==> flow/design.v <==
module axi_stream_insert_header #(
    parameter DATA_WD = 32,
    parameter DATA_BYTE_WD = DATA_WD / 8,
    parameter BYTE_CNT_WD = $clog2(DATA_BYTE_WD)
) (
    input clk,
    input rst_n,
    input valid_in,
    input [DATA_WD-1 : 0] data_in,
    input [DATA_BYTE_WD-1 : 0] keep_in,
    input last_in,
    output ready_in,
    output valid_out,
    output [DATA_WD-1 : 0] data_out,
    output [DATA_BYTE_WD-1 : 0] keep_out,
    output last_out,
    input ready_out,
    input valid_insert,
    input [DATA_WD-1 : 0] header_insert,
    input [DATA_BYTE_WD-1 : 0] keep_insert,
    input [BYTE_CNT_WD : 0] byte_insert_cnt,
    output ready_insert
);
function [BYTE_CNT_WD:0]count_1;
    input [DATA_BYTE_WD-1:0] data_in;
    reg [BYTE_CNT_WD:0]cnt,n;
begin
    cnt=0;
    for (n=0;n<DATA_BYTE_WD; n=n+1) begin
        if(data_in[n])
            cnt = cnt+1'b1; 
            count_1 =cnt;
    end
end
endfunction
localparam IDEL = 4'b0001;
localparam HAEDER_INSERT = 4'b0010;
localparam WAIT = 4'b0100;
localparam IN_OUT = 4'b1000;
reg [3:0] current_state;
reg [3:0] next_state;
reg [BYTE_CNT_WD : 0] byte_insert_cnt_temp;
reg [DATA_BYTE_WD-1 : 0] keep_insert_temp;
reg [DATA_WD-1:0] mem [0:4];
reg [1:0] addr_in;
reg [1:0] addr_out;
reg[4:0] cnt_temp;
reg [DATA_BYTE_WD-1 : 0] keepin_last;
wire [BYTE_CNT_WD:0] keepin_last_count;
wire [4:0] out_cnt ;
reg [2*DATA_WD-1 : 0] data_out_reg;
reg [2*DATA_BYTE_WD-1 : 0] keep_out_reg;
reg last_out_reg;
reg [4:0]cnt_out_temp;
    assign keepin_last_count = count_1(keepin_last); 
    assign ready_in = (current_state == HAEDER_INSERT || current_state==IN_OUT)?1'b1:1'b0;
    assign ready_insert = (current_state == IDEL)?1'b1:1'b0;
    assign valid_out = (current_state == IN_OUT)?1'b1:1'b0;
    assign out_cnt = (keepin_last_count+byte_insert_cnt_temp>DATA_BYTE_WD)?cnt_temp+1'b1:cnt_temp; 
    always @(posedge clk or negedge rst_n) begin
        if(!rst_n)begin
            current_state <= IDEL;
        end else begin
            current_state <= next_state;
        end
    end
    always @(*) begin
        next_state = IDEL;
        case (current_state)
            IDEL:begin
                if(valid_insert && ready_insert) 
                    next_state = HAEDER_INSERT;
                else 
                    next_state = IDEL;     
            end
            HAEDER_INSERT:begin
                if(ready_out && addr_in == 2'd3) 
                    next_state = IN_OUT;
                else if(addr_in == 2'd3)
                    next_state = WAIT; 
                else
                    next_state = HAEDER_INSERT;     
            end
            WAIT:begin
                if(valid_in && ready_out) 
                    next_state = IN_OUT;
                else 
                    next_state = WAIT;     
            end
            IN_OUT:begin
                if(last_out) 
                    next_state = IDEL;
                else 
                    next_state = IN_OUT;     
            end
            default: next_state = IDEL;
        endcase    
    end
    always @(posedge clk or negedge rst_n) begin
        if(!rst_n)begin
            byte_insert_cnt_temp <= 'b0;
            keep_insert_temp <= 'b0;
        end else if(valid_insert && ready_insert) begin
            byte_insert_cnt_temp <= byte_insert_cnt; 
            keep_insert_temp <= keep_insert;
        end else begin
            byte_insert_cnt_temp <= byte_insert_cnt_temp;
            keep_insert_temp <= keep_insert_temp;
        end
    end
    integer k;
    always @(posedge clk or negedge rst_n) begin
        if(!rst_n)begin
            addr_in <= 2'd0;
            cnt_temp <= 5'b0;
            keepin_last <= 'b0; 
            for(k=0;k<=4;k=k+1) 
               mem[k] <= 32'b0;        
        end else if(valid_insert && ready_insert && addr_in==2'd0) begin 
            addr_in <= addr_in + 1'b1;
            mem[addr_in] <= header_insert;
            cnt_temp <= 5'b0;
            keepin_last <= 'b0;
        end else if (valid_in && ready_in && last_in) begin 
            addr_in <= addr_in + 1'b1;
            mem[addr_in] <= data_in;
            cnt_temp <= cnt_temp + 1'b1;
            keepin_last <= keep_in;
        end else if (valid_in && ready_in) begin 
            addr_in <= addr_in + 1'b1;
            mem[addr_in] <= data_in;
            cnt_temp <= cnt_temp + 1'b1;
            keepin_last <= keepin_last;
        end else begin
            addr_in <= addr_in;
            cnt_temp <= cnt_temp;
            keepin_last <= keepin_last;
        end
    end
    always @(posedge clk or negedge rst_n) begin
        if(!rst_n)begin
            data_out_reg <= 'b0;
            keep_out_reg <= 'b0;
            last_out_reg <= 1'b0;
            addr_out <= 'b0;
            cnt_out_temp <= 'b0;
        end else if((current_state==HAEDER_INSERT || current_state==WAIT) && next_state == IN_OUT) begin 
            data_out_reg <= {mem[addr_out],mem[addr_out+1]} << (DATA_BYTE_WD - byte_insert_cnt)*8;
            keep_out_reg <= {DATA_BYTE_WD{1'b1}};
            last_out_reg <= 1'b0;
            addr_out <= addr_out + 1'b1;
            cnt_out_temp <= cnt_out_temp+1'b1;
        end else if (valid_out && ready_out) begin
            data_out_reg <= {mem[addr_out],mem[addr_out+1]} << (DATA_BYTE_WD - byte_insert_cnt)*8; 
            addr_out <= addr_out + 1'b1;
            cnt_out_temp <= cnt_out_temp+1'b1;
            if (cnt_out_temp == out_cnt-1'b1) begin
            last_out_reg <= 1'b1;
            keep_out_reg <= {keep_insert_temp,keepin_last} << (DATA_BYTE_WD - byte_insert_cnt);            
            end else begin                                                                                                                                           
            last_out_reg <= 1'b0;
            keep_out_reg <= {DATA_BYTE_WD{1'b1}};               
            end
        end else begin
            data_out_reg <= data_out_reg;
            keep_out_reg <= keep_out_reg;
            last_out_reg <= 1'b0;
            addr_out <= 'b0;
            cnt_out_temp <= 'b0;
        end
    end
    assign data_out = data_out_reg[2*DATA_WD-1:DATA_WD];
    assign keep_out = (out_cnt == cnt_temp)?keep_out_reg[2*DATA_BYTE_WD-1:DATA_BYTE_WD]:keep_out_reg[DATA_BYTE_WD-1:0];
    assign last_out = last_out_reg;
endmodule
# From RTL to reports: axi_stream_insert_header

The steps from the RTL of axi_stream_insert_header to its reports follow in flow order.
Line numbers count from 1 in the design file above.
Operators carry their Yosys type and port widths (W data, S select, Z words).
The mark -- stands for no value.

Top: axi_stream_insert_header
Clock: clk
Cell library: sky130hd
Corner: tt_025C_1v80

# Word level

Yosys after proc, flatten, opt, wreduce and memory -nomap, before mapping. Print and check cells are not counted.

Cells after elaboration: 134
Bits of input ports: 81
Flip-flop bits (word level): 230

$add $sub $neg: 11
Shifts and indexed selects: 3
Reduce/logical cells: 20
Eq/ne operators: 21
Magnitude comparators: 1
Mux-type cells: 63

Operator list:

| cell                  | count |
| $mux W32              | 26 |
| $pmux W32 S5          | 1 |
| $shl A64 B32 Y64      | 2 |
| $pmux W32 S4          | 1 |
| $mux W64              | 2 |
| $shl A8 B32 Y8        | 1 |
| $mux W5               | 6 |
| $mux W8               | 3 |
| $mux W4               | 6 |
| $pmux W4 S4           | 1 |
| $mux W3               | 4 |
| $mux W2               | 6 |
| $add A5 B1 Y5 const B | 2 |
| $eq A5 B5 Y1          | 2 |
| $add A3 B1 Y3 const B | 3 |
| $logic_and A1 B1 Y1   | 8 |
| $ne A2 B1 Y1 const B  | 4 |
| $eq A2 B2 Y1 const B  | 4 |
| $reduce_and A2 Y1     | 4 |
| $eq A4 B4 Y1 const B  | 2 |
| $mux W1               | 7 |
| $eq A3 B2 Y1 const B  | 2 |
| $sub A5 B1 Y5 const B | 1 |
| $add A2 B1 Y2 const B | 2 |
| $eq A2 B1 Y1 const B  | 2 |
| $logic_not A2 Y1      | 2 |
| $reduce_bool A2 Y1    | 2 |
| $add A3 B3 Y4         | 1 |

Other operator kinds: 11; their cells: 12.

# Logic depth

Yosys ltp: most cells in a row. Word level: on the elaborated netlist, between registers, memories and ports. Mapped: between sequential cells and ports; inverters and the memories' decode and read muxes count.

Depth after elaboration: 15
ABC_AREA: 0
Mapped depth: 14
Depth with buffers taken out: 13

# Mapped cells and area

Yosys stat after the flow's synthesis: flattened, memories mapped to cells. It holds for the ABC_AREA given above (unset counts as 0); a run with the other value may have another netlist.

Cell types:

| cell                      | count | area in all (µm²) |
| sky130_fd_sc_hd__dfrtp_1  | 197   | 4.93E+03 |
| sky130_fd_sc_hd__o21ai_0  | 188   | 940.902 |
| sky130_fd_sc_hd__nand2_1  | 232   | 870.835 |
| sky130_fd_sc_hd__a222oi_1 | 67    | 670.643 |
| sky130_fd_sc_hd__mux2i_1  | 63    | 630.605 |
| sky130_fd_sc_hd__clkbuf_1 | 82    | 307.795 |
| sky130_fd_sc_hd__a21oi_1  | 58    | 290.278 |
| sky130_fd_sc_hd__ha_1     | 20    | 250.24 |
| sky130_fd_sc_hd__nor2_1   | 53    | 198.941 |
| sky130_fd_sc_hd__a32o_1   | 17    | 170.163 |
| sky130_fd_sc_hd__mux2_2   | 14    | 157.651 |
| sky130_fd_sc_hd__inv_1    | 38    | 142.637 |
| sky130_fd_sc_hd__a22oi_1  | 15    | 112.608 |
| sky130_fd_sc_hd__a221o_1  | 11    | 110.106 |
| sky130_fd_sc_hd__a221oi_1 | 12    | 105.101 |
| sky130_fd_sc_hd__a22o_1   | 12    | 105.101 |
| sky130_fd_sc_hd__nand3_1  | 21    | 105.101 |
| sky130_fd_sc_hd__xor2_1   | 10    | 87.584 |

Other cell types: 50; their cells: 166.

Buffers: 105
Standard cells after synthesis: 1276
Chip area (Yosys): 11400.9 µm²
Mapped flip-flops: 198

# Timing after synthesis

OpenSTA on the mapped netlist: ideal clock, no wires. The path of least setup slack (recovery checks aside). Input and output delay are each 20% of the period. Register names are those of the netlist, which keeps one name where synthesis merged equal registers.

Path type: reg-to-output
From: register keepin_last[0]
To: output keep_out[0]
Path slack: 1.634 ns
Arrival: 2.766 ns
Launch time at the first pin: 0.000 ns
Period: 5.5 ns
Stages on the path: 12
Path buffers: 0
Path delay: 2.766 ns
Required time: 4.400 ns
Synthesis period reached: 3.866 ns

"path delay" is the arrival time less input delay plus setup time.
At an output port there is no setup time.
"stages on the path" counts driving pins, that of a launching flip-flop among them; a cell with two outputs on the path counts twice.
"synthesis period reached" = period - worst setup slack (recovery checks aside). The figure is calculated, with input and output delays left at 20% of the set period.
The rows between start and end are the longest chain of elaborated cells between them; the timing report does not say that the signal goes this way. Where chains are equally long, one stands for them.
A line is the first line of the expression or statement that the cell stems from. Yosys adds cells for indexed reads and writes and turns some case tables into memories.
A register here has more assigning lines than the two given.

Cell sequence: sky130_fd_sc_hd__dfrtp_1 > sky130_fd_sc_hd__inv_1 > sky130_fd_sc_hd__ha_1 > sky130_fd_sc_hd__xor2_1 > sky130_fd_sc_hd__ha_1 > sky130_fd_sc_hd__mux2_2 > sky130_fd_sc_hd__inv_1 > sky130_fd_sc_hd__fa_1 > sky130_fd_sc_hd__xnor2_1 > sky130_fd_sc_hd__a21o_1 > sky130_fd_sc_hd__nor2_2 > sky130_fd_sc_hd__mux2_2
Cells in the longest elaborated chain: 12
Elaborated cells on any way between the ends: 12
Source lines of those cells: 4

Ends and longest elaborated chain, post-synthesis:

| element         | RTL line | text |
| start, declared | 48       | `reg [DATA_BYTE_WD-1 : 0] keepin_last;` |
| start, assigned | 128      | `keepin_last <= keep_in;` |
| start, assigned | 133      | `keepin_last <= keepin_last;` |
| $mux W1         | 30       | `if(data_in[n])` |
| $add A3 B1 Y3   | 31       | `cnt = cnt+1'b1;` |
| $mux W3         | 30       |  |
| $add A3 B1 Y3   | 31       |  |
| $mux W3         | 30       |  |
| $add A3 B1 Y3   | 31       |  |
| $mux W3         | 30       |  |
| $add A3 B3 Y4   | 59       | `assign out_cnt = (keepin_last_count+byte_insert_cnt_temp>DATA_BYTE_WD)?cnt_temp+1'b1:cnt_temp;` |
| $gt A4 B3 Y1    | 59       |  |
| $mux W5         | 59       |  |
| $eq A5 B5 Y1    | 173      | `assign keep_out = (out_cnt == cnt_temp)?keep_out_reg[2*DATA_BYTE_WD-1:DATA_BYTE_WD]:keep_out_reg[DATA_BYTE_WD- ...` |
| $mux W4         | 173      |  |
| end, declared   | 15       | `output [DATA_BYTE_WD-1 : 0] keep_out,` |

# Timing after layout

Path of least setup slack in the final report of record 1 (OpenROAD, finished layout, wires in). Where an end is a register, its clock arrival counts in the times.

Path type: reg-to-output
From: register keepin_last[0]
To: output keep_out[1]
Path slack: 0.89 ns
Path buffers: 3
Stages on the path: 15
Arrival: 3.51 ns
Required time: 4.40 ns
Period: 5.5 ns
Launch time at the first pin: 0.51 ns

The rows between start and end are the longest chain of elaborated cells between them; the timing report does not say that the signal goes this way. Where chains are equally long, one stands for them.
A register here has more assigning lines than the two given.

Cell sequence: sky130_fd_sc_hd__dfrtp_2 > sky130_fd_sc_hd__inv_2 > sky130_fd_sc_hd__ha_4 > sky130_fd_sc_hd__xor2_4 > sky130_fd_sc_hd__ha_1 > sky130_fd_sc_hd__mux2_4 > sky130_fd_sc_hd__inv_2 > sky130_fd_sc_hd__fa_1 > sky130_fd_sc_hd__nand2b_1 > sky130_fd_sc_hd__a21o_1 > sky130_fd_sc_hd__nor2_4 > sky130_fd_sc_hd__buf_6 > sky130_fd_sc_hd__buf_6 > sky130_fd_sc_hd__mux2_4 > sky130_fd_sc_hd__buf_6
Cells in the longest elaborated chain: 12
Elaborated cells on any way between the ends: 12
Source lines of those cells: 4

Ends and longest elaborated chain, post-layout:

| element         | RTL line | text |
| start, declared | 48       | `reg [DATA_BYTE_WD-1 : 0] keepin_last;` |
| start, assigned | 128      | `keepin_last <= keep_in;` |
| start, assigned | 133      | `keepin_last <= keepin_last;` |
| $mux W1         | 30       | `if(data_in[n])` |
| $add A3 B1 Y3   | 31       | `cnt = cnt+1'b1;` |
| $mux W3         | 30       |  |
| $add A3 B1 Y3   | 31       |  |
| $mux W3         | 30       |  |
| $add A3 B1 Y3   | 31       |  |
| $mux W3         | 30       |  |
| $add A3 B3 Y4   | 59       | `assign out_cnt = (keepin_last_count+byte_insert_cnt_temp>DATA_BYTE_WD)?cnt_temp+1'b1:cnt_temp;` |
| $gt A4 B3 Y1    | 59       |  |
| $mux W5         | 59       |  |
| $eq A5 B5 Y1    | 173      | `assign keep_out = (out_cnt == cnt_temp)?keep_out_reg[2*DATA_BYTE_WD-1:DATA_BYTE_WD]:keep_out_reg[DATA_BYTE_WD- ...` |
| $mux W4         | 173      |  |
| end, declared   | 15       | `output [DATA_BYTE_WD-1 : 0] keep_out,` |

Module axi_stream_insert_header, platform sky130hd: 6 stored runs of the flow (Yosys, OpenROAD) with differing settings, in no particular order. Input and output delays are each 20% of the period that was set; the output load is 0.01 pF.
"total design power": no workload was simulated; the value follows from the tool's default switching activity.
Settings: - = not set for that run.

| item                                   | record 1 | record 2 | record 3 | record 4 | record 5 | record 6 |
| ABC_AREA                               | 0        | -        | 1        | -        | -        | -        |
| CAP_MARGIN                             | 35       | 5        | 20       | 20       | 20       | 20       |
| CELL_PAD_IN_SITES_GLOBAL_PLACEMENT     | 3        | -        | -        | 2        | -        | -        |
| CORE_UTILIZATION                       | 21       | 24       | 24       | 24       | 50       | 17       |
| GPL_TIMING_DRIVEN                      | 0        | -        | 1        | -        | -        | -        |
| MAX_ROUTING_LAYER                      | met4     | met4     | -        | -        | -        | -        |
| MIN_ROUTING_LAYER                      | met2     | met1     | met2     | -        | -        | -        |
| PLACE_DENSITY                          | 0.9      | -        | 0.49     | -        | -        | 0.6      |
| SETUP_SLACK_MARGIN                     | 1.02     | 1.72     | -        | 0.77     | -        | -        |
| TNS_END_PERCENT                        | 95       | -        | -        | -        | -        | -        |
| period_ns                              | 5.5      | 6.2      | 5.48     | 3.25     | 8.94     | 5.09     |
| CORE_MARGIN                            | 2        | 7        | 10       | 2        | 9        | 2        |
| SLEW_MARGIN                            | 20       | 20       | 20       | 20       | 20       | 20       |
| CELL_PAD_IN_SITES_DETAIL_PLACEMENT     | -        | 1        | 2        | -        | -        | -        |
| CTS_CLUSTER_SIZE                       | -        | 98       | 77       | 21       | 40       | -        |
| GPL_ROUTABILITY_DRIVEN                 | -        | 0        | -        | 0        | -        | -        |
| HOLD_SLACK_MARGIN                      | -        | 0.28     | 0.24     | -        | 0.04     | -        |
| PLACE_DENSITY_LB_ADDON                 | -        | 0.02     | -        | 0.2      | 0.21     | -        |
| CORE_ASPECT_RATIO                      | -        | -        | 0.7      | 1.6      | 1.02     | -        |
| CTS_CLUSTER_DIAMETER                   | -        | -        | 59       | 164      | -        | -        |
| die area (µm²)                         | 56169.0  | 53803.1  | 60715.5  | 49310.7  | 28562.1  | 69150.6  |
| standard-cell area after layout (µm²)  | 14562.7  | 14038.5  | 14675.3  | 16842.4  | 13349.1  | 14166.1  |
| mapped cell area after synthesis (µm²) | 11400.9  | 11400.9  | 12270.5  | 11400.9  | 11400.9  | 11400.9  |
| total design power (mW)                | 10.255   | 8.306    | 10.283   | 19.392   | 5.212    | 9.240    |
| worst setup slack after layout (ns)    | 0.890    | 1.649    | 0.549    | -0.725   | 3.059    | 0.165    |
